==> flow/design.v <==
module buck_v1_0 #(
  parameter model_data_width = 25,
  parameter model_decimal_width = 16
)(
  input aclk, 
  input resetn, 
  input clock_enable,
  input pwm, 
  input signed [model_data_width-1:0] input_voltage,
  input signed [model_data_width-1:0] period_inductor,
  input signed [model_data_width-1:0] period_capacitor,
  input signed [model_data_width-1:0] inverse_resistor,
  output reg signed [model_data_width-1:0] inductor_current,
  output signed [model_data_width-1:0] capacitor_current,
  output signed [model_data_width-1:0] output_current,
  output reg signed [model_data_width-1:0] output_voltage  
);
  wire signed [model_data_width-1:0] voltage_diff;  
  wire signed [(model_data_width*2)-1:0] voltage_diff_intl_2width;  
  wire signed [model_data_width-1:0] voltage_diff_intl;  
  wire signed [(model_data_width*2)-1:0] capacitor_current_intc_2width;  
  wire signed [model_data_width-1:0] capacitor_current_intc;  
  wire signed [(model_data_width*2)-1:0] output_current_2width;  
  assign voltage_diff = pwm? input_voltage - output_voltage: -output_voltage;
  assign voltage_diff_intl_2width = voltage_diff * period_inductor;
  assign voltage_diff_intl = voltage_diff_intl_2width >>> model_decimal_width;
  always @(posedge aclk)
    if (!resetn)
      inductor_current <= 0;
    else 
      if (clock_enable)
        inductor_current <= inductor_current + voltage_diff_intl;
  assign capacitor_current = inductor_current - output_current;
  assign capacitor_current_intc_2width = capacitor_current * period_capacitor;
  assign capacitor_current_intc = capacitor_current_intc_2width >>> model_decimal_width;
  always @(posedge aclk)
    if (!resetn)
      output_voltage <= 0;
    else 
      if (clock_enable)
        output_voltage <= output_voltage + capacitor_current_intc;
  assign output_current_2width = output_voltage * inverse_resistor;
  assign output_current = output_current_2width >>> model_decimal_width;
endmodule
## Reports on buck_v1_0

The steps from the RTL of buck_v1_0 to its reports follow in flow order.
Line numbers count from 1 in the design file above.
Cell names lack the library's common part.
A cell with - has no value.

| design | value |
|---|---|
| design top | buck_v1_0 |
| clock input | aclk |
| cell library | sky130hd |
| timing corner | tt_025C_1v80 |

## Word level

Counts by Yosys on the flattened word-level netlist (proc, flatten, opt, wreduce; memories kept). Register bits leave out memories and registers merged into their read ports (data or address); mux counts leave out enables and synchronous resets folded into registers. Print and check cells are left out. Cells with the same type and inputs are merged into one.

| storage and ports | value |
|---|---|
| register bits | 50 |
| input port bits | 104 |
| elaborated cells | 11 |

| cells by class | value |
|---|---|
| add/subtract/negate cells | 5 |
| $mul | 3 |
| mux-type cells | 1 |

Operators by type and width:

| kind | count |
|---|---|
| 25-bit by 25-bit multiplier with 41-bit output | 3 |
| 25-bit adder | 2 |
| 25-bit subtractor | 2 |
| 25-bit negation | 1 |
| 25-bit 2-to-1 mux | 1 |

## Longest topological paths

Yosys ltp: most cells in a row. Word level: on the elaborated netlist, between registers, memories and ports. Mapped: between sequential cells and ports; inverters and the memories' decode and read muxes count.

| logic depth | value |
|---|---|
| word-level depth | 4 |
| ABC_AREA | 0 |
| depth in mapped cells | 84 |

## Synthesis result

Yosys stat after the flow's synthesis: flattened, memories mapped to cells. It holds for the ABC_AREA given above (unset counts as 0); a run with the other value may have another netlist.
Totals and module areas in this step are rounded.

Cell types:

| type | count | total area (um2) |
|---|---|---|
| fa_1 | 1660 | 3.32E+04 |
| inv_1 | 1879 | 7.05E+03 |
| ha_1 | 482 | 6.03E+03 |
| and2_1 | 741 | 4.64E+03 |
| nand2_1 | 999 | 3.75E+03 |
| xnor2_1 | 184 | 1.61E+03 |
| clkbuf_1 | 322 | 1.21E+03 |
| dfxtp_1 | 50 | 1000.96 |
| nor2_1 | 186 | 698.17 |
| a21oi_1 | 117 | 585.562 |
| nor2b_1 | 61 | 381.616 |
| xor2_1 | 39 | 341.578 |
| o21a_1 | 42 | 315.302 |
| mux2i_1 | 31 | 310.298 |
| a21o_1 | 38 | 285.274 |
| nand2b_1 | 45 | 281.52 |
| o21ai_0 | 43 | 215.206 |
| nor3_1 | 37 | 185.178 |

Not listed: further types 56, cells in them 254.

| mapped netlist | value |
|---|---|
| cell count | 7210 |
| chip area (Yosys) | 64030 um2 |
| mapped flip-flops | 50 |
| buffers | 333 |

## Worst setup path after synthesis

Source: OpenSTA report_checks on the synthesized netlist (no wires, ideal clock, input and output delay 20% of the period each), path of least setup slack; recovery checks are left aside. Register names are those of the netlist, which keeps one name where synthesis merged equal registers.

| timing after synthesis | value |
|---|---|
| path type | input to register |
| from | input port inverse_resistor[4] |
| to | register output_voltage[24] |
| period | 28.0 ns |
| launch time at the first pin | 5.600 ns |
| arrival | 22.043 ns |
| required time | 27.929 ns |
| path slack | 5.886 ns |
| delay of the path | 16.514 ns |
| driving pins on the path | 72 |
| period reached after synthesis | 22.114 ns |

"delay of the path" is the arrival time less input delay plus setup time.
"driving pins on the path": output pins that drive a net of the path, with the launching flip-flop's if there is one; two outputs of one cell count as two.
"period reached after synthesis" is the clock period less the worst setup slack; recovery checks do not enter. This is arithmetic on one report: input and output delays are still those of the set period (20% each).
Between the ends stands the longest chain of elaborated cells between them, by number of cells; it is not shown to be the way that was timed. Of several equally long chains one is given.
Each line given opens the expression or statement behind the cell; cells for indexed reads and writes are added by Yosys, which also makes memories of some case tables.

| on the way, after synthesis | value |
|---|---|
| cells stage by stage | clkbuf_1 -> nand2_1 -> fa_1 -> fa_1 -> fa_1 -> inv_1 -> ha_1 -> fa_1 -> fa_1 -> inv_1 -> fa_1 -> inv_1 -> ha_1 -> a21oi_1 -> a2bb2oi_1 -> o211ai_1 -> a221oi_1 -> a21oi_1 -> [36 not listed] -> xnor2_1 -> ha_1 -> or3_1 -> a311o_1 -> a31oi_1 -> nor2b_1 -> nor3_1 -> o21ai_1 -> a31oi_1 -> nor2b_1 -> o21a_1 -> nor2_1 -> nor2b_1 -> o21ai_0 -> nand2b_1 -> and3_1 -> or4_1 -> a21oi_1 |
| cells in the longest elaborated chain | 4 |

RTL lines, path after synthesis:

| element | RTL line | RTL |
|---|---|---|
| start, declared | 12 | `input signed [model_data_width-1:0] inverse_resistor,` |
| 25-bit by 25-bit multiplier with 41-bit output | 42 | `assign output_current_2width = output_voltage * inverse_resistor;` |
| 25-bit subtractor | 33 | `assign capacitor_current = inductor_current - output_current;` |
| 25-bit by 25-bit multiplier with 41-bit output | 34 | `assign capacitor_current_intc_2width = capacitor_current * period_capacitor;` |
| 25-bit adder | 41 | `output_voltage <= output_voltage + capacitor_current_intc;` |
| end, assigned | 38 | `output_voltage <= 0;` |
| end, assigned | 41 |  |
| end, declared | 16 | `output reg signed [model_data_width-1:0] output_voltage` |

## Path in the finished layout

Path of least setup slack in the final report of stored run 1 (OpenROAD, finished layout, wires in). Where an end is a register, its clock arrival counts in the times.

| timing post-layout | value |
|---|---|
| path type | input to register |
| from | input port inverse_resistor[9] |
| to | register output_voltage[24] |
| period | 15.7 ns |
| launch time at the first pin | 3.14 ns |
| arrival | 19.34 ns |
| required time | 15.86 ns |
| path slack | -3.48 ns |
| driving pins on the path | 75 |

Between the ends stands the longest chain of elaborated cells between them, by number of cells; it is not shown to be the way that was timed. Of several equally long chains one is given.

| on the way, post-layout | value |
|---|---|
| cells stage by stage | buf_4 -> bufbuf_16 -> and2_4 -> fa_2 -> fa_1 -> inv_1 -> fa_2 -> fa_1 -> inv_1 -> fa_1 -> fa_1 -> inv_1 -> fa_1 -> inv_2 -> ha_4 -> a21o_1 -> a21o_1 -> a21o_1 -> [39 not listed] -> or3_1 -> a311o_1 -> a31oi_4 -> nor2b_4 -> nor3_4 -> o21ai_1 -> a31oi_1 -> nor2b_1 -> o21a_1 -> nor2_2 -> nor2b_1 -> o21ai_1 -> nand2b_1 -> buf_4 -> buf_4 -> a21oi_1 -> or4_1 -> a21oi_2 |
| cells in the longest elaborated chain | 4 |

RTL lines, path post-layout:

| element | RTL line | RTL |
|---|---|---|
| start, declared | 12 | `input signed [model_data_width-1:0] inverse_resistor,` |
| 25-bit by 25-bit multiplier with 41-bit output | 42 | `assign output_current_2width = output_voltage * inverse_resistor;` |
| 25-bit subtractor | 33 | `assign capacitor_current = inductor_current - output_current;` |
| 25-bit by 25-bit multiplier with 41-bit output | 34 | `assign capacitor_current_intc_2width = capacitor_current * period_capacitor;` |
| 25-bit adder | 41 | `output_voltage <= output_voltage + capacitor_current_intc;` |
| end, assigned | 38 | `output_voltage <= 0;` |
| end, assigned | 41 |  |
| end, declared | 16 | `output reg signed [model_data_width-1:0] output_voltage` |

Data sheet: physical implementation of buck_v1_0

7 stored runs of buck_v1_0 in the flow (synthesis by Yosys, layout by OpenROAD, sky130hd cells), in arbitrary order. Constraints: input delay and output delay 20% of the set period each, output load 0.01 pF.
"clock period reached" = clock period - worst setup slack. The figure is calculated, with input and output delays left at 20% of the set period.
"allowed time less slack (worst setup path)" is the time allowed to the run's worst setup path (the clock period less input and output delay, where it has them) less its slack. Clock arrival times count: a late capture clock shortens it, a late launch clock lengthens it.
Measured values are rounded.
Among the settings, - means not set for that run.
Among the results, - means that no value is shown for the run.

| run | CORE_UTILIZATION | period_ns | CAP_MARGIN | CORE_MARGIN | SLEW_MARGIN | SETUP_SLACK_MARGIN | ABC_AREA | CELL_PAD_IN_SITES_DETAIL_PLACEMENT | CELL_PAD_IN_SITES_GLOBAL_PLACEMENT | CTS_CLUSTER_DIAMETER | CTS_CLUSTER_SIZE | GPL_TIMING_DRIVEN | MAX_ROUTING_LAYER | MIN_ROUTING_LAYER | TNS_END_PERCENT | GPL_ROUTABILITY_DRIVEN | HOLD_SLACK_MARGIN | PLACE_DENSITY_LB_ADDON | CORE_ASPECT_RATIO | overall die area (um2) | worst hold slack in the final report (ns) | clock period reached (ns) | standard-cell area of the final layout (um2) | utilization (%) | post-route setup TNS (ns) | allowed time less slack (worst setup path) (ns) | worst path kind | area of the synthesized netlist (um2) | setup slack of the worst path (ns) |
|---|---|---|---|---|---|---|---|---|---|---|---|---|---|---|---|---|---|---|---|---|---|---|---|---|---|---|---|---|---|
| stored run 1 | 40 | 15.7 | 20 | 2 | 20 | - | - | - | - | - | - | - | - | - | - | - | - | - | - | 163300 | 0.599 | 19.179 | 75700 | 47.7 | -49.48 | 16.04 | input to register | 64030 | -3.479 |
| stored run 2 | 40 | 25.4 | 20 | 2 | 20 | - | - | - | - | - | - | - | - | - | - | - | - | - | - | 163300 | 0.547 | 23.937 | 68850 | 43.4 | 0.000 | 18.86 | input to register | 64030 | 1.463 |
| stored run 3 | 40 | 25.4 | 20 | 2 | 20 | 5.0 | - | - | - | - | - | - | - | - | - | - | - | - | - | 163300 | 0.573 | 21.467 | 71990 | 45.4 | 0.000 | 16.39 | input to register | 64030 | 3.933 |
| stored run 4 | 40 | 18.7 | 20 | 6 | 20 | - | 1 | 2 | 2 | 391 | 47 | 1 | met4 | met2 | 80 | - | - | - | - | 176600 | 0.632 | 19.446 | 79380 | 48.1 | -4.791 | 15.71 | input to register | 66670 | -0.746 |
| stored run 5 | 54 | 19.4 | 0 | 2 | 20 | 0.93 | 1 | 2 | 2 | 297 | - | 0 | met4 | met1 | 80 | 1 | 0.19 | 0.16 | - | - | - | - | - | - | - | - | - | - | - |
| stored run 6 | 54 | 18.6 | 0 | 5 | 20 | 0.93 | 1 | 2 | 1 | 297 | - | 0 | met4 | met1 | 80 | 1 | 0.19 | 0.16 | 1.41 | - | - | - | - | - | - | - | - | - | - |
| stored run 7 | 40 | 28.0 | 20 | 9 | 20 | - | 1 | - | 2 | 391 | 47 | 1 | met4 | - | 80 | - | - | - | - | 181700 | 0.542 | 24.317 | 71200 | 43.1 | 0.000 | 18.72 | input to register | 66670 | 3.683 |

Stored run 5: no final report: placement broke off with FLW-0024
Stored run 6: no final report: placement broke off with DPL-0033
